==> flow/design.v <==
 `timescale 1ns / 1ps
module TIA(A,  
			Din,  
			Dout,  
			CS_n,  
			CS,  
			R_W_n,  
			RDY,  
			MASTERCLK,  
			BUS_EN,  
			idump_in,  
			Ilatch,  
			HSYNC,  
			HBLANK,  
			VSYNC,  
			VBLANK,  
			COLOROUT,  
			RES_n,  
			audv0,  
			audv1);  
   input [5:0] A;
   input [7:0] Din;
   output [7:0] Dout;
   input [2:0] 	CS_n;
   input 	CS;
   input 	R_W_n;
   output 	RDY;
   input 	MASTERCLK;
   input 	BUS_EN;
   input [1:0] 	Ilatch; 			 
   input [3:0] 	idump_in; 		 
   output 	HSYNC, HBLANK;
   output 	VSYNC, VBLANK;
   output [7:0] COLOROUT;
   input wire	RES_n;
   output reg [3:0] audv0, audv1;
   reg [7:0] 	Dout;
   wire 	HSYNC;
   reg 		VSYNC, VBLANK;
   reg [7:0] 	hCount;
   reg [3:0] 	hCountReset;
   reg clk_30;
   reg [7:0] clk_30_count;
   wire [3:0] Idump;
   wire [1:0] latchedInputsValue;
   reg 	      inputLatchEnabled, inputLatchReset;
   reg [1:0]  latchedInputs;
   always @(posedge MASTERCLK  )  
   begin
		if (~RES_n) begin
			hCount <= 8'd0;
			hCountReset[3:1] <= 3'd0;
			clk_30 <= 0;
			clk_30_count <= 0;
			latchedInputs <= 2'b11;
		end
		else begin
			if (inputLatchReset)
				 latchedInputs <= 2'b11;
			 else
				 latchedInputs <= latchedInputs & Ilatch;
			if (clk_30_count == 57) begin
				 clk_30 <= ~clk_30;
				 clk_30_count <= 0;
			 end else begin
				 clk_30_count <= clk_30_count + 1;
			 end
	 		 if ((hCountReset[3]) ||(hCount == 8'd227))			 
			    hCount <= 8'd0;
			 else
				 hCount <= hCount + 8'd1;
			 hCountReset[3:1] <= hCountReset[2:0];
		end
   end  
   assign HSYNC = (hCount >= 8'd20) && (hCount <  8'd36);
   assign HBLANK = (hCount < 8'd68);
   reg [7:0] player0Pos, r_player0Pos, player1Pos, r_player1Pos, missile0Pos, missile1Pos, ballPos;
   reg [4:0] player0Size, player1Size;
   reg [7:0] player0Color, player1Color, ballColor, pfColor, bgColor;
   reg [3:0] player0Motion, player1Motion, missile0Motion, missile1Motion,
				 ballMotion;
   reg 	     missile0Enable, missile1Enable, ballEnable, R_ballEnable;
   reg [1:0] ballSize;
   reg [19:0] pfGraphic, r_pfGraphic;
   reg [7:0]  player0Graphic, player1Graphic;
   reg [7:0]  R_player0Graphic, R_player1Graphic;
   reg 	      pfReflect, player0Reflect, player1Reflect;
   reg 	      prioCtrl;
   reg 	      pfColorCtrl;
   reg [14:0] collisionLatch;
   reg 	      missile0Lock, missile1Lock;
   reg 	      player0VertDelay, player1VertDelay, ballVertDelay;
   reg [3:0]  audc0, audc1;
   reg [4:0]  audf0, audf1;
   wire [7:0] pixelNum;
	assign pixelNum = (hCount >= 8'd68) ? (hCount - 8'd68) : 8'd227;
   wire [5:0] pfPixelNum;
   wire       pfPixelOn, pfLeftPixelVal, pfRightPixelVal;
   assign pfPixelNum = pixelNum[7:2];							 
   wire [63:0] pfGraphicExt = {44'd0, pfGraphic};	 
   assign pfLeftPixelVal  = pfGraphicExt[pfPixelNum];
   assign pfRightPixelVal = (pfReflect == 1'b0) ? pfGraphicExt[pfPixelNum - 6'd20]:
										pfGraphicExt[6'd39 - pfPixelNum];
   assign pfPixelOn = (pfPixelNum < 6'd20)? pfLeftPixelVal : pfRightPixelVal;
   wire       pl0PixelOn;
   wire [7:0] pl0Mask, pl0MaskDel;
	reg  [7:0] player0Gfx_2clk;							 
	reg        HBLANKdelay;
	assign pl0MaskDel = (player0VertDelay)? R_player0Graphic : player0Gfx_2clk;
   assign pl0Mask = (!player0Reflect)? pl0MaskDel : {pl0MaskDel[0], pl0MaskDel[1],
																	  pl0MaskDel[2], pl0MaskDel[3],
																	  pl0MaskDel[4], pl0MaskDel[5],
																	  pl0MaskDel[6], pl0MaskDel[7]};
	reg [7:0] r1_player0Pos, r2_player0Pos, r3_player0Pos;
	reg [7:0] r1_player1Pos, r2_player1Pos, r3_player1Pos;
	reg pl0Reset, pl1Reset;
	always @ (posedge MASTERCLK)
	if (~RES_n) begin
		r1_player0Pos <= 0; r2_player0Pos <= 0; r3_player0Pos <= 0; r_player0Pos <= 0;
		r1_player1Pos <= 0; r2_player1Pos <= 0; r3_player1Pos <= 0; r_player1Pos <= 0;
		pfGraphic <= 0; player0Gfx_2clk <= 0;
	end
	else if (BUS_EN)
	begin
		r1_player0Pos <= player0Pos;
		r2_player0Pos <= r1_player0Pos;
		r3_player0Pos <= r2_player0Pos;
		r_player0Pos  <= r3_player0Pos;
		r1_player1Pos <= player1Pos;
		r2_player1Pos <= r1_player1Pos;
		r3_player1Pos <= r2_player1Pos;
		r_player1Pos  <= r3_player1Pos;
		pfGraphic     	 <= r_pfGraphic;
		player0Gfx_2clk <= player0Graphic;
	end
	objPlayersPixelOn objpl0 (pixelNum, r_player0Pos, player0Size[2:0], pl0Mask, pl0Reset, pl0PixelOn);
   wire       pl1PixelOn;
   wire [7:0] pl1Mask, pl1MaskDel;
   assign pl1MaskDel = (player1VertDelay)? R_player1Graphic : player1Graphic;
   assign pl1Mask = (!player1Reflect)? pl1MaskDel : {pl1MaskDel[0], pl1MaskDel[1],
																	  pl1MaskDel[2], pl1MaskDel[3],
																	  pl1MaskDel[4], pl1MaskDel[5],
																	  pl1MaskDel[6], pl1MaskDel[7]};
   objPlayersPixelOn objpl1 (pixelNum, r_player1Pos, player1Size[2:0], pl1Mask, pl1Reset, pl1PixelOn);
   wire       mis0PixelOn, mis0PixelOut;
   wire [7:0] mis0ActualPos;
   reg  [7:0] mis0Mask;
   always @*
   begin
		case(player0Size[4:3])
		  2'd0: mis0Mask <= 8'h01;
		  2'd1: mis0Mask <= 8'h03;
		  2'd2: mis0Mask <= 8'h0F;
		  2'd3: mis0Mask <= 8'hFF;
		endcase
   end  
   assign mis0ActualPos = (missile0Lock)? player0Pos : missile0Pos;
   objPixelOn objpix1 (pixelNum, mis0ActualPos, player0Size[2:0], mis0Mask, mis0PixelOut);
   assign mis0PixelOn = mis0PixelOut && missile0Enable;
   wire mis1PixelOn, mis1PixelOut;
   wire [7:0] mis1ActualPos;
   reg [7:0]  mis1Mask;
	always @*
   begin
		case(player1Size[4:3])
		  2'd0: mis1Mask <= 8'h01;
		  2'd1: mis1Mask <= 8'h03;
		  2'd2: mis1Mask <= 8'h0F;
		  2'd3: mis1Mask <= 8'hFF;
		endcase
   end   
   assign mis1ActualPos = (missile1Lock) ? player1Pos : missile1Pos;
   objPixelOn objpix4 (pixelNum, mis1ActualPos, player1Size[2:0], mis1Mask, mis1PixelOut);
   assign mis1PixelOn = mis1PixelOut  & missile1Enable;			 
   wire ballPixelOut, ballPixelOn, ballEnableDel;
   reg [7:0] ballMask  ;
   always @*
   begin
		case(ballSize)
		  2'd0: ballMask <= 8'h01;
		  2'd1: ballMask <= 8'h03;
		  2'd2: ballMask <= 8'h0F;
		  2'd3: ballMask <= 8'hFF;
		endcase
   end  
   objPixelOn objball (pixelNum, ballPos, 3'd0, ballMask, ballPixelOut);
   assign ballEnableDel = ((ballVertDelay)? R_ballEnable : ballEnable);
   assign ballPixelOn = ballPixelOut && ballEnableDel;
   reg [7:0] pfActualColor;
   always @*
   begin
		if (pfColorCtrl)
		begin
	     if (pfPixelNum < 6'd20)
	       pfActualColor <= player0Color;
	     else
	       pfActualColor <= player1Color;
		end
		else
			pfActualColor <= pfColor;
   end  
   reg [7:0] pixelColor;
   assign COLOROUT = (HBLANK || HBLANKdelay) ? 8'b0 : pixelColor;				 
   always @*
   begin
		if (!prioCtrl)
		begin
		  if (pl0PixelOn || mis0PixelOn)
				 pixelColor <= player0Color;
		  else if( ballPixelOn)		 
				 pixelColor <=  pfColor  ;			 
		  else if (pl1PixelOn || mis1PixelOn)
				 pixelColor <= player1Color;
		  else if (pfPixelOn)
				 pixelColor <= pfActualColor;
		  else
				 pixelColor <= bgColor;
		end
		else begin
			if (pfPixelOn)
			  pixelColor <= pfActualColor;
		   else if( ballPixelOn)
				 pixelColor <=  pfColor;
			else if (pl0PixelOn || mis0PixelOn)
			  pixelColor <= player0Color;
		   else if (pl1PixelOn || mis1PixelOn)
			  pixelColor <= player1Color;
		   else if( ballPixelOn)
				 pixelColor <=  pfColor;
			else
			  pixelColor <= bgColor;
		end
   end  
   wire [14:0] collisions;
   reg 	      collisionLatchReset;
   assign collisions = {pl0PixelOn && pl1PixelOn, mis0PixelOn && mis1PixelOn,
								ballPixelOn && pfPixelOn,
								mis1PixelOn && pfPixelOn, mis1PixelOn && ballPixelOn,
								mis0PixelOn && pfPixelOn, mis0PixelOn && ballPixelOn,
								pl1PixelOn && pfPixelOn, pl1PixelOn && ballPixelOn,
								pl0PixelOn && pfPixelOn, pl0PixelOn && ballPixelOn,
								mis1PixelOn && pl0PixelOn, mis1PixelOn && pl1PixelOn,
								mis0PixelOn && pl1PixelOn, mis0PixelOn && pl0PixelOn};
	always @(posedge MASTERCLK)
   begin
		if (~RES_n || collisionLatchReset)
		  collisionLatch <= 15'b000000000000000;
		else
		  collisionLatch <= collisionLatch | collisions;
   end  
   reg wSync, wSyncReset;
   always @(posedge MASTERCLK)
   begin
		if (~RES_n)
			wSync <= 1'b0;
		else if (hCount == 8'd3)
			wSync <= 1'b0;
		else if (wSyncReset && hCount > 8'd5)
			wSync <= 1'b1;
   end  
   assign RDY = ~wSync;
   assign latchedInputsValue = (inputLatchEnabled)? latchedInputs : Ilatch;
   reg inputDumpEnabled;
   assign Idump = (inputDumpEnabled)? 4'b0000 : idump_in;
   always @(posedge MASTERCLK)
   begin
		if (~RES_n) begin
			inputLatchEnabled <= 1'b0;
			inputDumpEnabled <= 1'b0;
			VSYNC <= 1'b0;
			player0Pos <= 8'd0; player1Pos <= 8'd0;
			missile0Pos <= 8'd0; missile1Pos <= 8'd0; ballPos <= 8'd0;
			player0Size <= 5'd0; player1Size <= 5'd0;
			player0Color <= 8'd0; player1Color <= 8'd0; pfColor <= 8'd0; bgColor <= 8'd0;
			pfReflect <= 1'b0; pfColorCtrl <= 1'b0; prioCtrl <= 1'b0; ballSize <= 2'd0;
			player0Reflect <= 1'b0; player1Reflect <= 1'b0;
			r_pfGraphic <= 20'd0;
			audc0 <= 4'd0; audc1 <= 4'd0; audf0 <= 5'd0; audf1 <= 5'd0;
			audv0 <= 4'd0; audv1 <= 4'd0;
			player0Graphic <= 8'd0; player1Graphic <= 8'd0;
			R_player0Graphic <= 8'd0; R_player1Graphic <= 8'd0;
			ballEnable <= 1'b0; R_ballEnable <= 1'b0;
			missile0Enable <= 1'b0; missile1Enable <= 1'b0;
			player0Motion <= 4'd0; player1Motion <= 4'd0; missile0Motion <= 4'd0;
			missile1Motion <= 4'd0; ballMotion <= 4'd0;
			player0VertDelay <= 1'b0; player1VertDelay <= 1'b0; ballVertDelay <= 1'b0;
			missile0Lock <= 1'b0; missile1Lock <= 1'b0;
			inputLatchReset <= 1'b0;
			collisionLatchReset <= 1'b0;
			hCountReset[0] <= 1'b0;
			wSyncReset <= 1'b0;
			Dout <= 8'b00000000;
			VBLANK <= 0;
			pl0Reset <= 0;
			pl1Reset <= 0;
			HBLANKdelay <= 0;
		end
		else if (!BUS_EN) begin
		end
		else if (CS && !CS_n) begin
			inputLatchReset <= ({R_W_n, A[5:0]} == 7'h01 && Din[6] && !inputLatchEnabled);
			collisionLatchReset <= ({R_W_n, A[5:0]} == 7'h2C);
			hCountReset[0] <= ({R_W_n, A[5:0]} == 7'h03);
			wSyncReset <= ({R_W_n, A[5:0]} == 7'h02) && !wSync;
			case({R_W_n, A[5:0]})
			  7'h70: 	Dout <= {collisionLatch[1:0],6'b000000};
			  7'h71: 	Dout <= {collisionLatch[3:2],6'b000000};
			  7'h72: 	Dout <= {collisionLatch[5:4],6'b000000};
			  7'h73: 	Dout <= {collisionLatch[7:6],6'b000000};
			  7'h74: 	Dout <= {collisionLatch[9:8],6'b000000};
			  7'h75: 	Dout <= {collisionLatch[11:10],6'b000000};
			  7'h76: 	Dout <= {collisionLatch[12],7'b0000000};
			  7'h77: 	Dout <= {collisionLatch[14:13],6'b000000};
			  7'h78: 	Dout <= {Idump[0], 7'b0000000};
			  7'h79: 	Dout <= {Idump[1], 7'b0000000};
			  7'h7A: 	Dout <= {Idump[2], 7'b0000000};
			  7'h7B: 	Dout <= {Idump[3], 7'b0000000};
			  7'h7C: 	Dout <= {latchedInputsValue[0], 7'b0000000};
			  7'h7D: 	Dout <= {latchedInputsValue[1], 7'b0000000};
			  7'h00: VSYNC <= Din[1];
			  7'h01: begin
					inputLatchEnabled <= Din[6];
					inputDumpEnabled <= Din[7];
					VBLANK <= Din[1];
			  end
			  7'h02:	begin
			  		pl0Reset <= 0;
					pl1Reset <= 0;
				end
			  7'h03:;
			  7'h04: player0Size <= {Din[5:4],Din[2:0]};
			  7'h05: player1Size <= {Din[5:4],Din[2:0]};
			  7'h06: player0Color <= Din;
			  7'h07: player1Color <= Din;
			  7'h08: pfColor <= Din;
			  7'h09: bgColor <= Din;
			  7'h0A: begin
					pfReflect <= Din[0];
					pfColorCtrl <= Din[1];
					prioCtrl <= Din[2];
					ballSize <= Din[5:4];
			  end
			  7'h0B: player0Reflect <= Din[3];
			  7'h0C: player1Reflect <= Din[3];
			  7'h0D: r_pfGraphic[3:0] <= Din[7:4];    
			  7'h0E: r_pfGraphic[11:4] <= {Din[0], Din[1], Din[2], Din[3], Din[4], Din[5], Din[6], Din[7]};  
			  7'h0F: r_pfGraphic[19:12] <= Din[7:0];   
			  7'h10:
			   begin
						player0Pos <= pixelNum + 2;   	 
						if( hCount <  8'd68)					 
						   player0Pos <= 0;
						pl0Reset <= 1;
			   end
			  7'h11:
			   begin
						player1Pos <= pixelNum + 2;		 
						if( hCount <  8'd68)					 
						   player1Pos <= 0;
						pl1Reset <= 1;
			   end
			  7'h12: missile0Pos <= pixelNum + 1;
			  7'h13: missile1Pos <= pixelNum + 1;
			  7'h14:
			   begin
					ballPos <= pixelNum   - 1 +  1;					 
					if( hCount <  8'd68)				 
						ballPos <= hCount - 8'd68 + 8'd2;
				end
			  7'h15: audc0 <= Din[3:0];
			  7'h16: audc1 <= Din[3:0];
			  7'h17: audf0 <= Din[4:0];
			  7'h18: audf1 <= Din[4:0];
			  7'h19: audv0 <= Din[3:0];
			  7'h1A: audv1 <= Din[3:0];
			  7'h1B: begin
					player0Graphic <= {Din[0], Din[1], Din[2], Din[3],
										  	 Din[4], Din[5], Din[6], Din[7]};
					R_player1Graphic <= player1Graphic;
			  end
			  7'h1C: begin
					player1Graphic <= {Din[0], Din[1], Din[2], Din[3],
											 Din[4], Din[5], Din[6], Din[7]};
					R_player0Graphic <= player0Graphic;
					R_ballEnable <= ballEnable;
			  end
			  7'h1D: missile0Enable <= Din[1];
			  7'h1E: missile1Enable <= Din[1];
			  7'h1F: ballEnable <= Din[1];
			  7'h20: player0Motion <= Din[7:4];
			  7'h21: player1Motion <= Din[7:4];
			  7'h22: missile0Motion <= Din[7:4];
			  7'h23: missile1Motion <= Din[7:4];
			  7'h24: ballMotion <= Din[7:4];
			  7'h25: player0VertDelay <= Din[0];
			  7'h26: player1VertDelay <= Din[0];
			  7'h27: ballVertDelay <= Din[0];
			  7'h28: missile0Lock <= Din[1];
			  7'h29: missile1Lock <= Din[1];
			  7'h2A: begin
					player0Pos <= player0Pos - {{4{player0Motion[3]}}, player0Motion[3:0]};
					player1Pos <= player1Pos - {{4{player1Motion[3]}},	player1Motion[3:0]};
					missile0Pos <= missile0Pos - {{4{missile0Motion[3]}},	missile0Motion[3:0]};
					missile1Pos <= missile1Pos - {{4{missile1Motion[3]}},	missile1Motion[3:0]};
					ballPos <= ballPos - {{4{ballMotion[3]}},ballMotion[3:0]};
					if( ballPos - {{4{ballMotion[3]}},ballMotion[3:0]} >= 8'd227)
						ballPos <= 0;
					if( HBLANK) begin
						HBLANKdelay <= 1;
					end
			  end
			  7'h2B: begin
					player0Motion <= 0;  
					player1Motion <= 0;  
					missile0Motion <= 0;  
					missile1Motion <= 0;  
					ballMotion <= 0;  
			  end
			  7'h2C:;
			  default: Dout <= 8'b00000000;
			endcase
		end  
		else begin
			inputLatchReset <= 1'b0;
			collisionLatchReset <= 1'b0;
			hCountReset[0] <= 1'b0;
			wSyncReset <= 1'b0;
			Dout <= 8'b00000000;
			if( HBLANK) begin
				pl0Reset <= 0;
				pl1Reset <= 0;
			end
			if( hCount >= (8'd68 + 8'd7)) HBLANKdelay <= 0;
		end
  end  
endmodule
module objPixelOn(pixelNum, objPos, objSize, objMask, pixelOn);
   input [7:0] pixelNum, objPos, objMask;
   input [2:0] objSize;
   output      pixelOn;
   wire [7:0]  objIndex;
   wire [8:0]  objByteIndex;
   wire        objMaskOn, objPosOn;
   reg 	       objSizeOn;
   reg [2:0]   objMaskSel;
	assign objIndex = pixelNum - objPos - 8'd1;
   assign objByteIndex = 9'b1 << (objIndex[7:3]);
   always @*
   begin
		case (objSize)
		  3'd0: objSizeOn <= (objByteIndex & 9'b00000001) != 0;
		  3'd1: objSizeOn <= (objByteIndex & 9'b00000101) != 0;		 
		  3'd2: objSizeOn <= (objByteIndex & 9'b00010001) != 0;
		  3'd3: objSizeOn <= (objByteIndex & 9'b00010101) != 0;
		  3'd4: objSizeOn <= (objByteIndex & 9'b10000001) != 0;
		  3'd5: objSizeOn <= (objByteIndex & 9'b00000011) != 0;
		  3'd6: objSizeOn <= (objByteIndex &  9'b100010001) != 0;		 
		  3'd7: objSizeOn <= (objByteIndex & 9'b00001111) != 0;
		endcase
   end  
   always @*
   begin
		case (objSize)
		  3'd5: objMaskSel <= objIndex[3:1];
		  3'd7: objMaskSel <= objIndex[4:2];
		  default: objMaskSel <= objIndex[2:0];
		endcase
   end  
   assign objMaskOn = objMask[objMaskSel];
   assign objPosOn = (pixelNum > objPos) && ({1'b0, pixelNum} <= {1'b0, objPos} + 9'd72);
   assign pixelOn = objSizeOn && objMaskOn && objPosOn;
endmodule
module objPlayersPixelOn(pixelNum, objPos, objSize, objMask, plReset, pixelOn);
   input [7:0] pixelNum, objPos, objMask;
   input [2:0] objSize;
	input  		plReset;
   output      pixelOn;
   wire [7:0]  objIndex;
   wire [8:0]  objByteIndex;
   wire        objMaskOn, objPosOn;
   reg 	       objSizeOn;
   reg [2:0]   objMaskSel;
	assign objIndex = pixelNum - objPos - 8'd1;
   assign objByteIndex = 9'b1 << (objIndex[7:3]);
   always @*
   begin
		case (objSize)
		  3'd0: objSizeOn <= (objByteIndex & 9'b00000001 & ~plReset) != 0;
		  3'd1: objSizeOn <= (plReset) ? ((objByteIndex & 9'b00000100) != 0) : ((objByteIndex & 9'b0000101) != 0);
		  3'd2: objSizeOn <= (plReset) ? ((objByteIndex & 9'b00010000) != 0) : ((objByteIndex & 9'b00010001) != 0);
		  3'd3: objSizeOn <= (plReset) ? ((objByteIndex & 9'b00010100) != 0) : ((objByteIndex & 9'b00010101) != 0);
		  3'd4: objSizeOn <= (objByteIndex & 9'b10000001 & ~plReset) != 0;
		  3'd5: objSizeOn <= (objByteIndex & 9'b00000011 & ~plReset) != 0;
		  3'd6: objSizeOn <= (plReset) ? ((objByteIndex &  9'b100010000) != 0) : ((objByteIndex &  9'b100010001) != 0);
		  3'd7: objSizeOn <= (objByteIndex & 9'b00001111 & ~plReset) != 0;
		endcase
   end  
   always @*
   begin
		case (objSize)
		  3'd5: objMaskSel <= objIndex[3:1];
		  3'd7: objMaskSel <= objIndex[4:2];
		  default: objMaskSel <= objIndex[2:0];
		endcase
   end  
   assign objMaskOn = objMask[objMaskSel];
   assign objPosOn = (pixelNum > objPos) && ({1'b0, pixelNum} <= {1'b0, objPos} + 9'd72);
   assign pixelOn = objSizeOn && objMaskOn && objPosOn;
endmodule
# Step by step through the tools: TIA
# Tool output for the design above before and after an edit, in the order of the flow.
# Lines under "orig" count in the file above, lines under "edited" in the edited file.
# "change": "edited" minus "orig" as printed here.
# Library cell names are shortened.
# The mark - stands for no value.
[design]
design = "TIA"
clock = "MASTERCLK"
cell_library = "sky130hd"
corner = "tt_025C_1v80"

# Edit of the RTL
# The edit as a unified diff against the file above.
# This change comes from a script, not from a designer. The edited design behaves differently; no optimisation was intended.
# begin of diff
@@ -491,5 +491,5 @@
 		  3'd3: objSizeOn <= (plReset) ? ((objByteIndex & 9'b00010100) != 0) : ((objByteIndex & 9'b00010101) != 0);
 		  3'd4: objSizeOn <= (objByteIndex & 9'b10000001 & ~plReset) != 0;
-		  3'd5: objSizeOn <= (objByteIndex & 9'b00000011 & ~plReset) != 0;
+		  3'd5: objSizeOn <= (objByteIndex & 9'b00000011 | ~plReset) != 0;
 		  3'd6: objSizeOn <= (plReset) ? ((objByteIndex &  9'b100010000) != 0) : ((objByteIndex &  9'b100010001) != 0);
 		  3'd7: objSizeOn <= (objByteIndex & 9'b00001111 & ~plReset) != 0;
# end of diff

# Word-level counts
# Source: Yosys, flattened and elaborated, memories not mapped. Widths are those after wreduce. Registers that Yosys merges into a memory's read port (data or address) are not register bits. Print and check cells do not count. Equal cells are merged and count once.
[bits]
columns = ["item", "orig", "edited", "change"]
rows = [
  ["ff_bits", 318, 318, 0],
  ["latch_bits", 0, 0, 0],
  ["mem_bits_rw", 0, 0, 0],
  ["rom_bits", 0, 0, 0],
  ["clocked_rd_ports_x_width", 0, 0, 0],
  ["n_memories", 0, 0, 0],
  ["in_bits", 28, 28, 0],
  ["output_inout_bits", 29, 29, 0],
  ["word_cells", 443, 443, 0],
]
[op_classes]
columns = ["item", "orig", "edited", "change"]
rows = [
  ["addsub", 29, 29, 0],
  ["multipliers", 0, 0, 0],
  ["n_div", 0, 0, 0],
  ["cmp", 18, 18, 0],
  ["n_eq", 88, 88, 0],
  ["shift", 13, 13, 0],
  ["n_mux", 71, 71, 0],
  ["n_logic", 15, 15, 0],
  ["reduce_logical", 142, 142, 0],
]
[ops]
columns = ["op", "orig", "edited", "change"]
rows = [
  ["AND 2 x 32 -> 32 bit", 2, 0, -2],
  ["OR 2 x 32 -> 32 bit", 0, 2, 2],
]
# Operator kinds equal on both sides are left out: 70.

# Logic depth
# Depth = most cells in a row (Yosys ltp): at word level without a register or memory, in the mapped netlist without a sequential cell, where the memories' decode and read muxes count.
[logic_depth]
columns = ["item", "orig", "edited", "change"]
rows = [
  ["word_depth", 17, 17, 0],
  ["ABC_AREA", "0", "0", "-"],
  ["mapped_depth", 26, 29, 3],
  ["depth_no_buf", 21, 21, 0],
]

# Netlist
# The flow's flattened synthesis, as Yosys stat reports it; memories are mapped. The netlist is that of the ABC_AREA named above (0 if unset); the other value can give another one.
[types]
columns = ["cell_type", "orig", "edited", "change"]
rows = [
  ["nor2_1", 149, 274, 125],
  ["nor2b_1", 169, 59, -110],
  ["a21boi_0", 113, 35, -78],
  ["a21oi_1", 114, 172, 58],
  ["nand2_1", 348, 298, -50],
  ["nand3_1", 83, 114, 31],
  ["o21ai_0", 81, 111, 30],
  ["mux2i_1", 160, 185, 25],
  ["o211a_1", 38, 13, -25],
  ["xnor2_1", 82, 68, -14],
  ["xor2_1", 22, 36, 14],
  ["nand4_1", 28, 17, -11],
  ["o22ai_1", 12, 23, 11],
  ["a221oi_1", 3, 14, 11],
  ["nand2b_1", 35, 25, -10],
  ["o21a_1", 7, 17, 10],
  ["o22a_1", 0, 10, 10],
  ["a21o_1", 41, 32, -9],
]
# Cell types equal on both sides are left out: 19.
# The list need not be complete.
[synth_totals]
columns = ["item", "orig", "edited", "change"]
rows = [
  ["stdcells", 2655, 2667, 12],
  ["synth_area_um2", 21738.3, 21423.0, -315.3],
  ["seqArea_um2", 6246.0, 6246.0, 0.0],
  ["ff_cells", 312, 312, 0],
  ["n_buf", 158, 168, 10],
]
# The figures by module come from a second, unflattened synthesis with its own total; it is not the netlist above.
[hier_totals]
columns = ["item", "orig", "edited", "change"]
rows = [
  ["hier_cells", 2635, 2605, -30],
  ["area_unflattened_um2", 21578.2, 21513.1, -65.1],
]
# Rows give one instance, submodules left out.
[by_module_orig]
columns = ["mod", "n_inst", "n_cells", "area_um2", "seq_area_um2"]
rows = [
  ["TIA", 1, 1940, 16564.6, 6246.0],
  ["objPixelOn", 3, 133, 974.7, 0.0],
  ["objPlayersPixelOn", 2, 148, 1044.8, 0.0],
]
[by_module_edited]
columns = ["mod", "n_inst", "n_cells", "area_um2", "seq_area_um2"]
rows = [
  ["TIA", 1, 1940, 16564.6, 6246.0],
  ["objPixelOn", 3, 133, 974.7, 0.0],
  ["objPlayersPixelOn", 2, 133, 1012.2, 0.0],
]

# Path before layout
# Path of least setup slack by OpenSTA after synthesis, without wires, with an ideal clock, recovery checks aside; 20% of the period is set as input and as output delay. Where synthesis merged equal registers, the netlist keeps one of their names.
[synth_path]
columns = ["item", "orig", "edited", "change"]
rows = [
  ["path_kind", "reg-to-output", "reg-to-output", "-"],
  ["from", "register hCount[1]", "register hCount[2]", "-"],
  ["to", "output COLOROUT[6]", "output COLOROUT[0]", "-"],
  ["period_ns", 12.0, 12.0, 0.0],
  ["out_delay_ns", 2.400, 2.400, 0.000],
  ["t_first_pin_ns", 0.000, 0.000, 0.000],
  ["arrival_ns", 5.357, 5.958, 0.601],
  ["required_ns", 9.600, 9.600, 0.000],
  ["setup_slack_ns", 4.243, 3.642, -0.601],
  ["delay_ns", 5.357, 5.958, 0.601],
  ["stages", 26, 29, 3],
  ["n_path_buf", 5, 7, 2],
  ["period_less_setup_slack_ns", 7.757, 8.358, 0.601],
]
# "delay_ns" is the arrival time less input delay plus setup time.
# A path that ends at an output port has no setup time.
# "stages": output pins that drive a net of the path, with the launching flip-flop's if there is one; two outputs of one cell count as two.
# "period_less_setup_slack_ns" is the clock period less the worst setup slack; recovery checks do not enter. This is arithmetic on one report: input and output delays are still those of the set period (20% each).
# The rows between start and end are the longest chain of elaborated cells between them; the timing report does not say that the signal goes this way. Where chains are equally long, one stands for them.
# Each line given opens the expression or statement behind the cell; cells for indexed reads and writes are added by Yosys, which also makes memories of some case tables.
# At most two assigning lines are given for a register; there are more.
[synth_via_orig]
cell_sequence = "dfxtp_1 > inv_1 > clkbuf_1 > ha_1 > and2_1 > a221oi_2 > buf_2 > buf_2 > nor2_1 > inv_1 > ha_1 > ha_1 > nand2b_1 > a211oi_1 > a21oi_1 > o21ai_1 > o21ai_1 > xnor2_1 > a211o_1 > a31oi_1 > o31a_4 > or2_1 > buf_6 > buf_6 > a311o_1 > a21oi_1"
elab_chain_cells = 17
cone_cells = 133
cone_classes = "13 x add/sub; 13 x compare; 13 x shift; 31 x mux; 9 x logic; 54 x reduce/logical"
[synth_rtl_orig]
columns = ["item", "line_no", "source"]
rows = [
  ["start: declaration", 40, "reg [7:0] hCount;"],
  ["start: assignment", 51, "hCount <= 8'd0;"],
  ["start: assignment", 71, "hCount <= hCount + 8'd1;"],
  ["greater-or-equal comparator 8 x 7 -> 1 bit", 96, "assign pixelNum = (hCount >= 8'd68) ? (hCount - 8'd68) : 8'd227;"],
  ["2-to-1 mux 8 bit", 96, ""],
  ["subtractor 8 bit", 483, "assign objIndex = pixelNum - objPos - 8'd1;"],
  ["subtractor 8 x 1 -> 8 bit", 483, ""],
  ["left shift 1 x 5 -> 9 bit", 484, "assign objByteIndex = 9'b1 << (objIndex[7:3]);"],
  ["AND 4 x 32 -> 32 bit", 495, "3'd7: objSizeOn <= (objByteIndex & 9'b00001111 & ~plReset) != 0;"],
  ["nonzero test 32 bit", 495, ""],
  ["[3 not listed]", "-", ""],
  ["logical OR 1 bit", 226, "else if (pl1PixelOn || mis1PixelOn)"],
  ["2-to-1 mux 8 bit", 226, ""],
  ["2-to-1 mux 8 bit", 224, "else if (pl0PixelOn || mis0PixelOn)"],
  ["2-to-1 mux 8 bit", 222, "else if( ballPixelOn)"],
  ["2-to-1 mux 8 bit", 220, "if (pfPixelOn)"],
  ["2-to-1 mux 8 bit", 206, "if (!prioCtrl)"],
  ["2-to-1 mux 8 bit", 203, "assign COLOROUT = (HBLANK || HBLANKdelay) ? 8'b0 : pixelColor;"],
  ["end: declaration", 34, "output [7:0] COLOROUT;"],
]
[synth_via_edited]
cell_sequence = "dfxtp_1 > clkbuf_1 > inv_1 > clkbuf_1 > ha_1 > or4b_4 > buf_6 > a22oi_4 > buf_6 > buf_6 > buf_2 > nor2_1 > inv_1 > ha_1 > ha_1 > or2_2 > o32ai_1 > nor2_1 > o32ai_1 > nor3_1 > or4_1 > a21oi_1 > nor3_1 > a2111o_1 > nand2_2 > buf_6 > a21oi_1 > o22a_1 > o22ai_1"
elab_chain_cells = 17
cone_cells = 133
cone_classes = "13 x add/sub; 13 x compare; 13 x shift; 31 x mux; 9 x logic; 54 x reduce/logical"
[synth_rtl_edited]
columns = ["item", "line_no", "source"]
rows = [
  ["start: declaration", 40, "reg [7:0] hCount;"],
  ["start: assignment", 51, "hCount <= 8'd0;"],
  ["start: assignment", 71, "hCount <= hCount + 8'd1;"],
  ["greater-or-equal comparator 8 x 7 -> 1 bit", 96, "assign pixelNum = (hCount >= 8'd68) ? (hCount - 8'd68) : 8'd227;"],
  ["2-to-1 mux 8 bit", 96, ""],
  ["subtractor 8 bit", 483, "assign objIndex = pixelNum - objPos - 8'd1;"],
  ["subtractor 8 x 1 -> 8 bit", 483, ""],
  ["left shift 1 x 5 -> 9 bit", 484, "assign objByteIndex = 9'b1 << (objIndex[7:3]);"],
  ["AND 4 x 32 -> 32 bit", 495, "3'd7: objSizeOn <= (objByteIndex & 9'b00001111 & ~plReset) != 0;"],
  ["nonzero test 32 bit", 495, ""],
  ["[3 not listed]", "-", ""],
  ["logical OR 1 bit", 226, "else if (pl1PixelOn || mis1PixelOn)"],
  ["2-to-1 mux 8 bit", 226, ""],
  ["2-to-1 mux 8 bit", 224, "else if (pl0PixelOn || mis0PixelOn)"],
  ["2-to-1 mux 8 bit", 222, "else if( ballPixelOn)"],
  ["2-to-1 mux 8 bit", 220, "if (pfPixelOn)"],
  ["2-to-1 mux 8 bit", 206, "if (!prioCtrl)"],
  ["2-to-1 mux 8 bit", 203, "assign COLOROUT = (HBLANK || HBLANKdelay) ? 8'b0 : pixelColor;"],
  ["end: declaration", 34, "output [7:0] COLOROUT;"],
]

# Timing after layout
# Path of least setup slack in the final report of the runs of pair A (OpenROAD, finished layout, wires in). Where an end is a register, its clock arrival counts in the times.
[layout_path]
columns = ["item", "orig", "edited", "change"]
rows = [
  ["path_kind", "reg-to-output", "reg-to-output", "-"],
  ["from", "register hCount[2]", "register hCount[2]", "-"],
  ["to", "output COLOROUT[3]", "output COLOROUT[0]", "-"],
  ["period_ns", 10.9, 10.9, 0.0],
  ["out_delay_ns", 2.18, 2.18, 0.00],
  ["t_first_pin_ns", 0.54, 0.57, 0.03],
  ["arrival_ns", 7.80, 8.14, 0.34],
  ["required_ns", 8.72, 8.72, 0.00],
  ["setup_slack_ns", 0.92, 0.58, -0.34],
  ["stages", 22, 25, 3],
  ["n_path_buf", 2, 3, 1],
]
# The rows between start and end are the longest chain of elaborated cells between them; the timing report does not say that the signal goes this way. Where chains are equally long, one stands for them.
# At most two assigning lines are given for a register; there are more.
[layout_via_orig]
cell_sequence = "dfxtp_1 > buf_4 > clkinv_1 > ha_1 > or3b_4 > a221o_2 > nand2_1 > inv_2 > ha_1 > a21oi_1 > a41oi_2 > a21oi_2 > a31oi_1 > o211ai_1 > or4b_1 > a211oi_1 > o31a_4 > or2_1 > a32oi_1 > o211a_1 > o21ai_1 > clkdlybuf4s50_1"
elab_chain_cells = 17
cone_cells = 133
cone_classes = "13 x add/sub; 13 x compare; 13 x shift; 31 x mux; 9 x logic; 54 x reduce/logical"
[layout_rtl_orig]
columns = ["item", "line_no", "source"]
rows = [
  ["start: declaration", 40, "reg [7:0] hCount;"],
  ["start: assignment", 51, "hCount <= 8'd0;"],
  ["start: assignment", 71, "hCount <= hCount + 8'd1;"],
  ["greater-or-equal comparator 8 x 7 -> 1 bit", 96, "assign pixelNum = (hCount >= 8'd68) ? (hCount - 8'd68) : 8'd227;"],
  ["2-to-1 mux 8 bit", 96, ""],
  ["subtractor 8 bit", 483, "assign objIndex = pixelNum - objPos - 8'd1;"],
  ["subtractor 8 x 1 -> 8 bit", 483, ""],
  ["left shift 1 x 5 -> 9 bit", 484, "assign objByteIndex = 9'b1 << (objIndex[7:3]);"],
  ["AND 4 x 32 -> 32 bit", 495, "3'd7: objSizeOn <= (objByteIndex & 9'b00001111 & ~plReset) != 0;"],
  ["nonzero test 32 bit", 495, ""],
  ["[3 not listed]", "-", ""],
  ["logical OR 1 bit", 226, "else if (pl1PixelOn || mis1PixelOn)"],
  ["2-to-1 mux 8 bit", 226, ""],
  ["2-to-1 mux 8 bit", 224, "else if (pl0PixelOn || mis0PixelOn)"],
  ["2-to-1 mux 8 bit", 222, "else if( ballPixelOn)"],
  ["2-to-1 mux 8 bit", 220, "if (pfPixelOn)"],
  ["2-to-1 mux 8 bit", 206, "if (!prioCtrl)"],
  ["2-to-1 mux 8 bit", 203, "assign COLOROUT = (HBLANK || HBLANKdelay) ? 8'b0 : pixelColor;"],
  ["end: declaration", 34, "output [7:0] COLOROUT;"],
]
[layout_via_edited]
cell_sequence = "dfxtp_1 > buf_4 > inv_1 > ha_1 > or4b_4 > a22oi_4 > buf_4 > nor2_1 > inv_1 > xnor2_1 > ha_1 > nor2_1 > a32oi_1 > nand2_1 > o221ai_1 > and3_1 > o31ai_1 > a2111oi_1 > a2bb2oi_1 > o2111a_1 > o211ai_1 > o22ai_1 > o22a_1 > o22ai_1 > clkdlybuf4s50_1"
elab_chain_cells = 17
cone_cells = 133
cone_classes = "13 x add/sub; 13 x compare; 13 x shift; 31 x mux; 9 x logic; 54 x reduce/logical"
[layout_rtl_edited]
columns = ["item", "line_no", "source"]
rows = [
  ["start: declaration", 40, "reg [7:0] hCount;"],
  ["start: assignment", 51, "hCount <= 8'd0;"],
  ["start: assignment", 71, "hCount <= hCount + 8'd1;"],
  ["greater-or-equal comparator 8 x 7 -> 1 bit", 96, "assign pixelNum = (hCount >= 8'd68) ? (hCount - 8'd68) : 8'd227;"],
  ["2-to-1 mux 8 bit", 96, ""],
  ["subtractor 8 bit", 483, "assign objIndex = pixelNum - objPos - 8'd1;"],
  ["subtractor 8 x 1 -> 8 bit", 483, ""],
  ["left shift 1 x 5 -> 9 bit", 484, "assign objByteIndex = 9'b1 << (objIndex[7:3]);"],
  ["AND 4 x 32 -> 32 bit", 495, "3'd7: objSizeOn <= (objByteIndex & 9'b00001111 & ~plReset) != 0;"],
  ["nonzero test 32 bit", 495, ""],
  ["[3 not listed]", "-", ""],
  ["logical OR 1 bit", 226, "else if (pl1PixelOn || mis1PixelOn)"],
  ["2-to-1 mux 8 bit", 226, ""],
  ["2-to-1 mux 8 bit", 224, "else if (pl0PixelOn || mis0PixelOn)"],
  ["2-to-1 mux 8 bit", 222, "else if( ballPixelOn)"],
  ["2-to-1 mux 8 bit", 220, "if (pfPixelOn)"],
  ["2-to-1 mux 8 bit", 206, "if (!prioCtrl)"],
  ["2-to-1 mux 8 bit", 203, "assign COLOROUT = (HBLANK || HBLANKdelay) ? 8'b0 : pixelColor;"],
  ["end: declaration", 34, "output [7:0] COLOROUT;"],
]

# Measured runs
# Runs of the flow (Yosys, OpenROAD) on both versions; the two runs of a pair have the same settings. The constraints put input and output delay at 20% of the set period each and load the outputs with 0.01 pF.
[flow_settings_pair_A]
CORE_UTILIZATION = 40
PLACE_DENSITY = 0.6
period_ns = 10.9
CAP_MARGIN = 20
CORE_MARGIN = 2
SLEW_MARGIN = 20
[measured_pair_A]
columns = ["item", "orig", "edited", "change"]
rows = [
  ["yosys.chip_area_um2", 21738.3, 21423.0, -315.3],
  ["total_die_area_um2", 56225.9, 55424.9, -801.0],
  ["finalCellArea_um2", 23980.5, 23581.4, -399.1],
  ["worstSetupSlack_ns", 0.924, 0.575, -0.349],
  ["timing.setup.tns_ns", 0.000, 0.000, 0.000],
  ["hold_worst_slack_ns", 0.433, 0.430, -0.003],
  ["design_power_mw", 2.579, 2.512, -0.067],
  ["achieved_period_ns", 9.976, 10.325, 0.349],
]
[flow_settings_pair_B]
CAP_MARGIN = 20
CELL_PAD_IN_SITES_DETAIL_PLACEMENT = 1
CORE_ASPECT_RATIO = 0.9
CORE_MARGIN = 2
CORE_UTILIZATION = 61
CTS_CLUSTER_DIAMETER = 386
CTS_CLUSTER_SIZE = 10
GPL_ROUTABILITY_DRIVEN = 1
MIN_ROUTING_LAYER = "met1"
PLACE_DENSITY = 0.67
SETUP_SLACK_MARGIN = 0.1
SLEW_MARGIN = 15
period_ns = 17.2
[measured_pair_B]
columns = ["item", "orig", "edited"]
rows = [
  ["yosys.chip_area_um2", 21738.3, "-"],
  ["total_die_area_um2", 37165.4, "-"],
  ["finalCellArea_um2", 23440.0, "-"],
  ["worstSetupSlack_ns", 4.708, "-"],
  ["timing.setup.tns_ns", 0.000, "-"],
  ["hold_worst_slack_ns", 0.474, "-"],
  ["design_power_mw", 1.559, "-"],
  ["achieved_period_ns", 12.492, "-"],
]
# pair B, edited: stopped before the end: routing reported ODB-0269.
# "achieved_period_ns": clock period set for the run, less the worst setup slack. It is reckoned from that one timing run; input and output delays stay at 20% of the period that was set.
# By "design_power_mw" is meant OpenSTA's value without simulated activity: inputs other than the clock are taken to toggle once in ten clock periods, and the tool carries that through the logic.
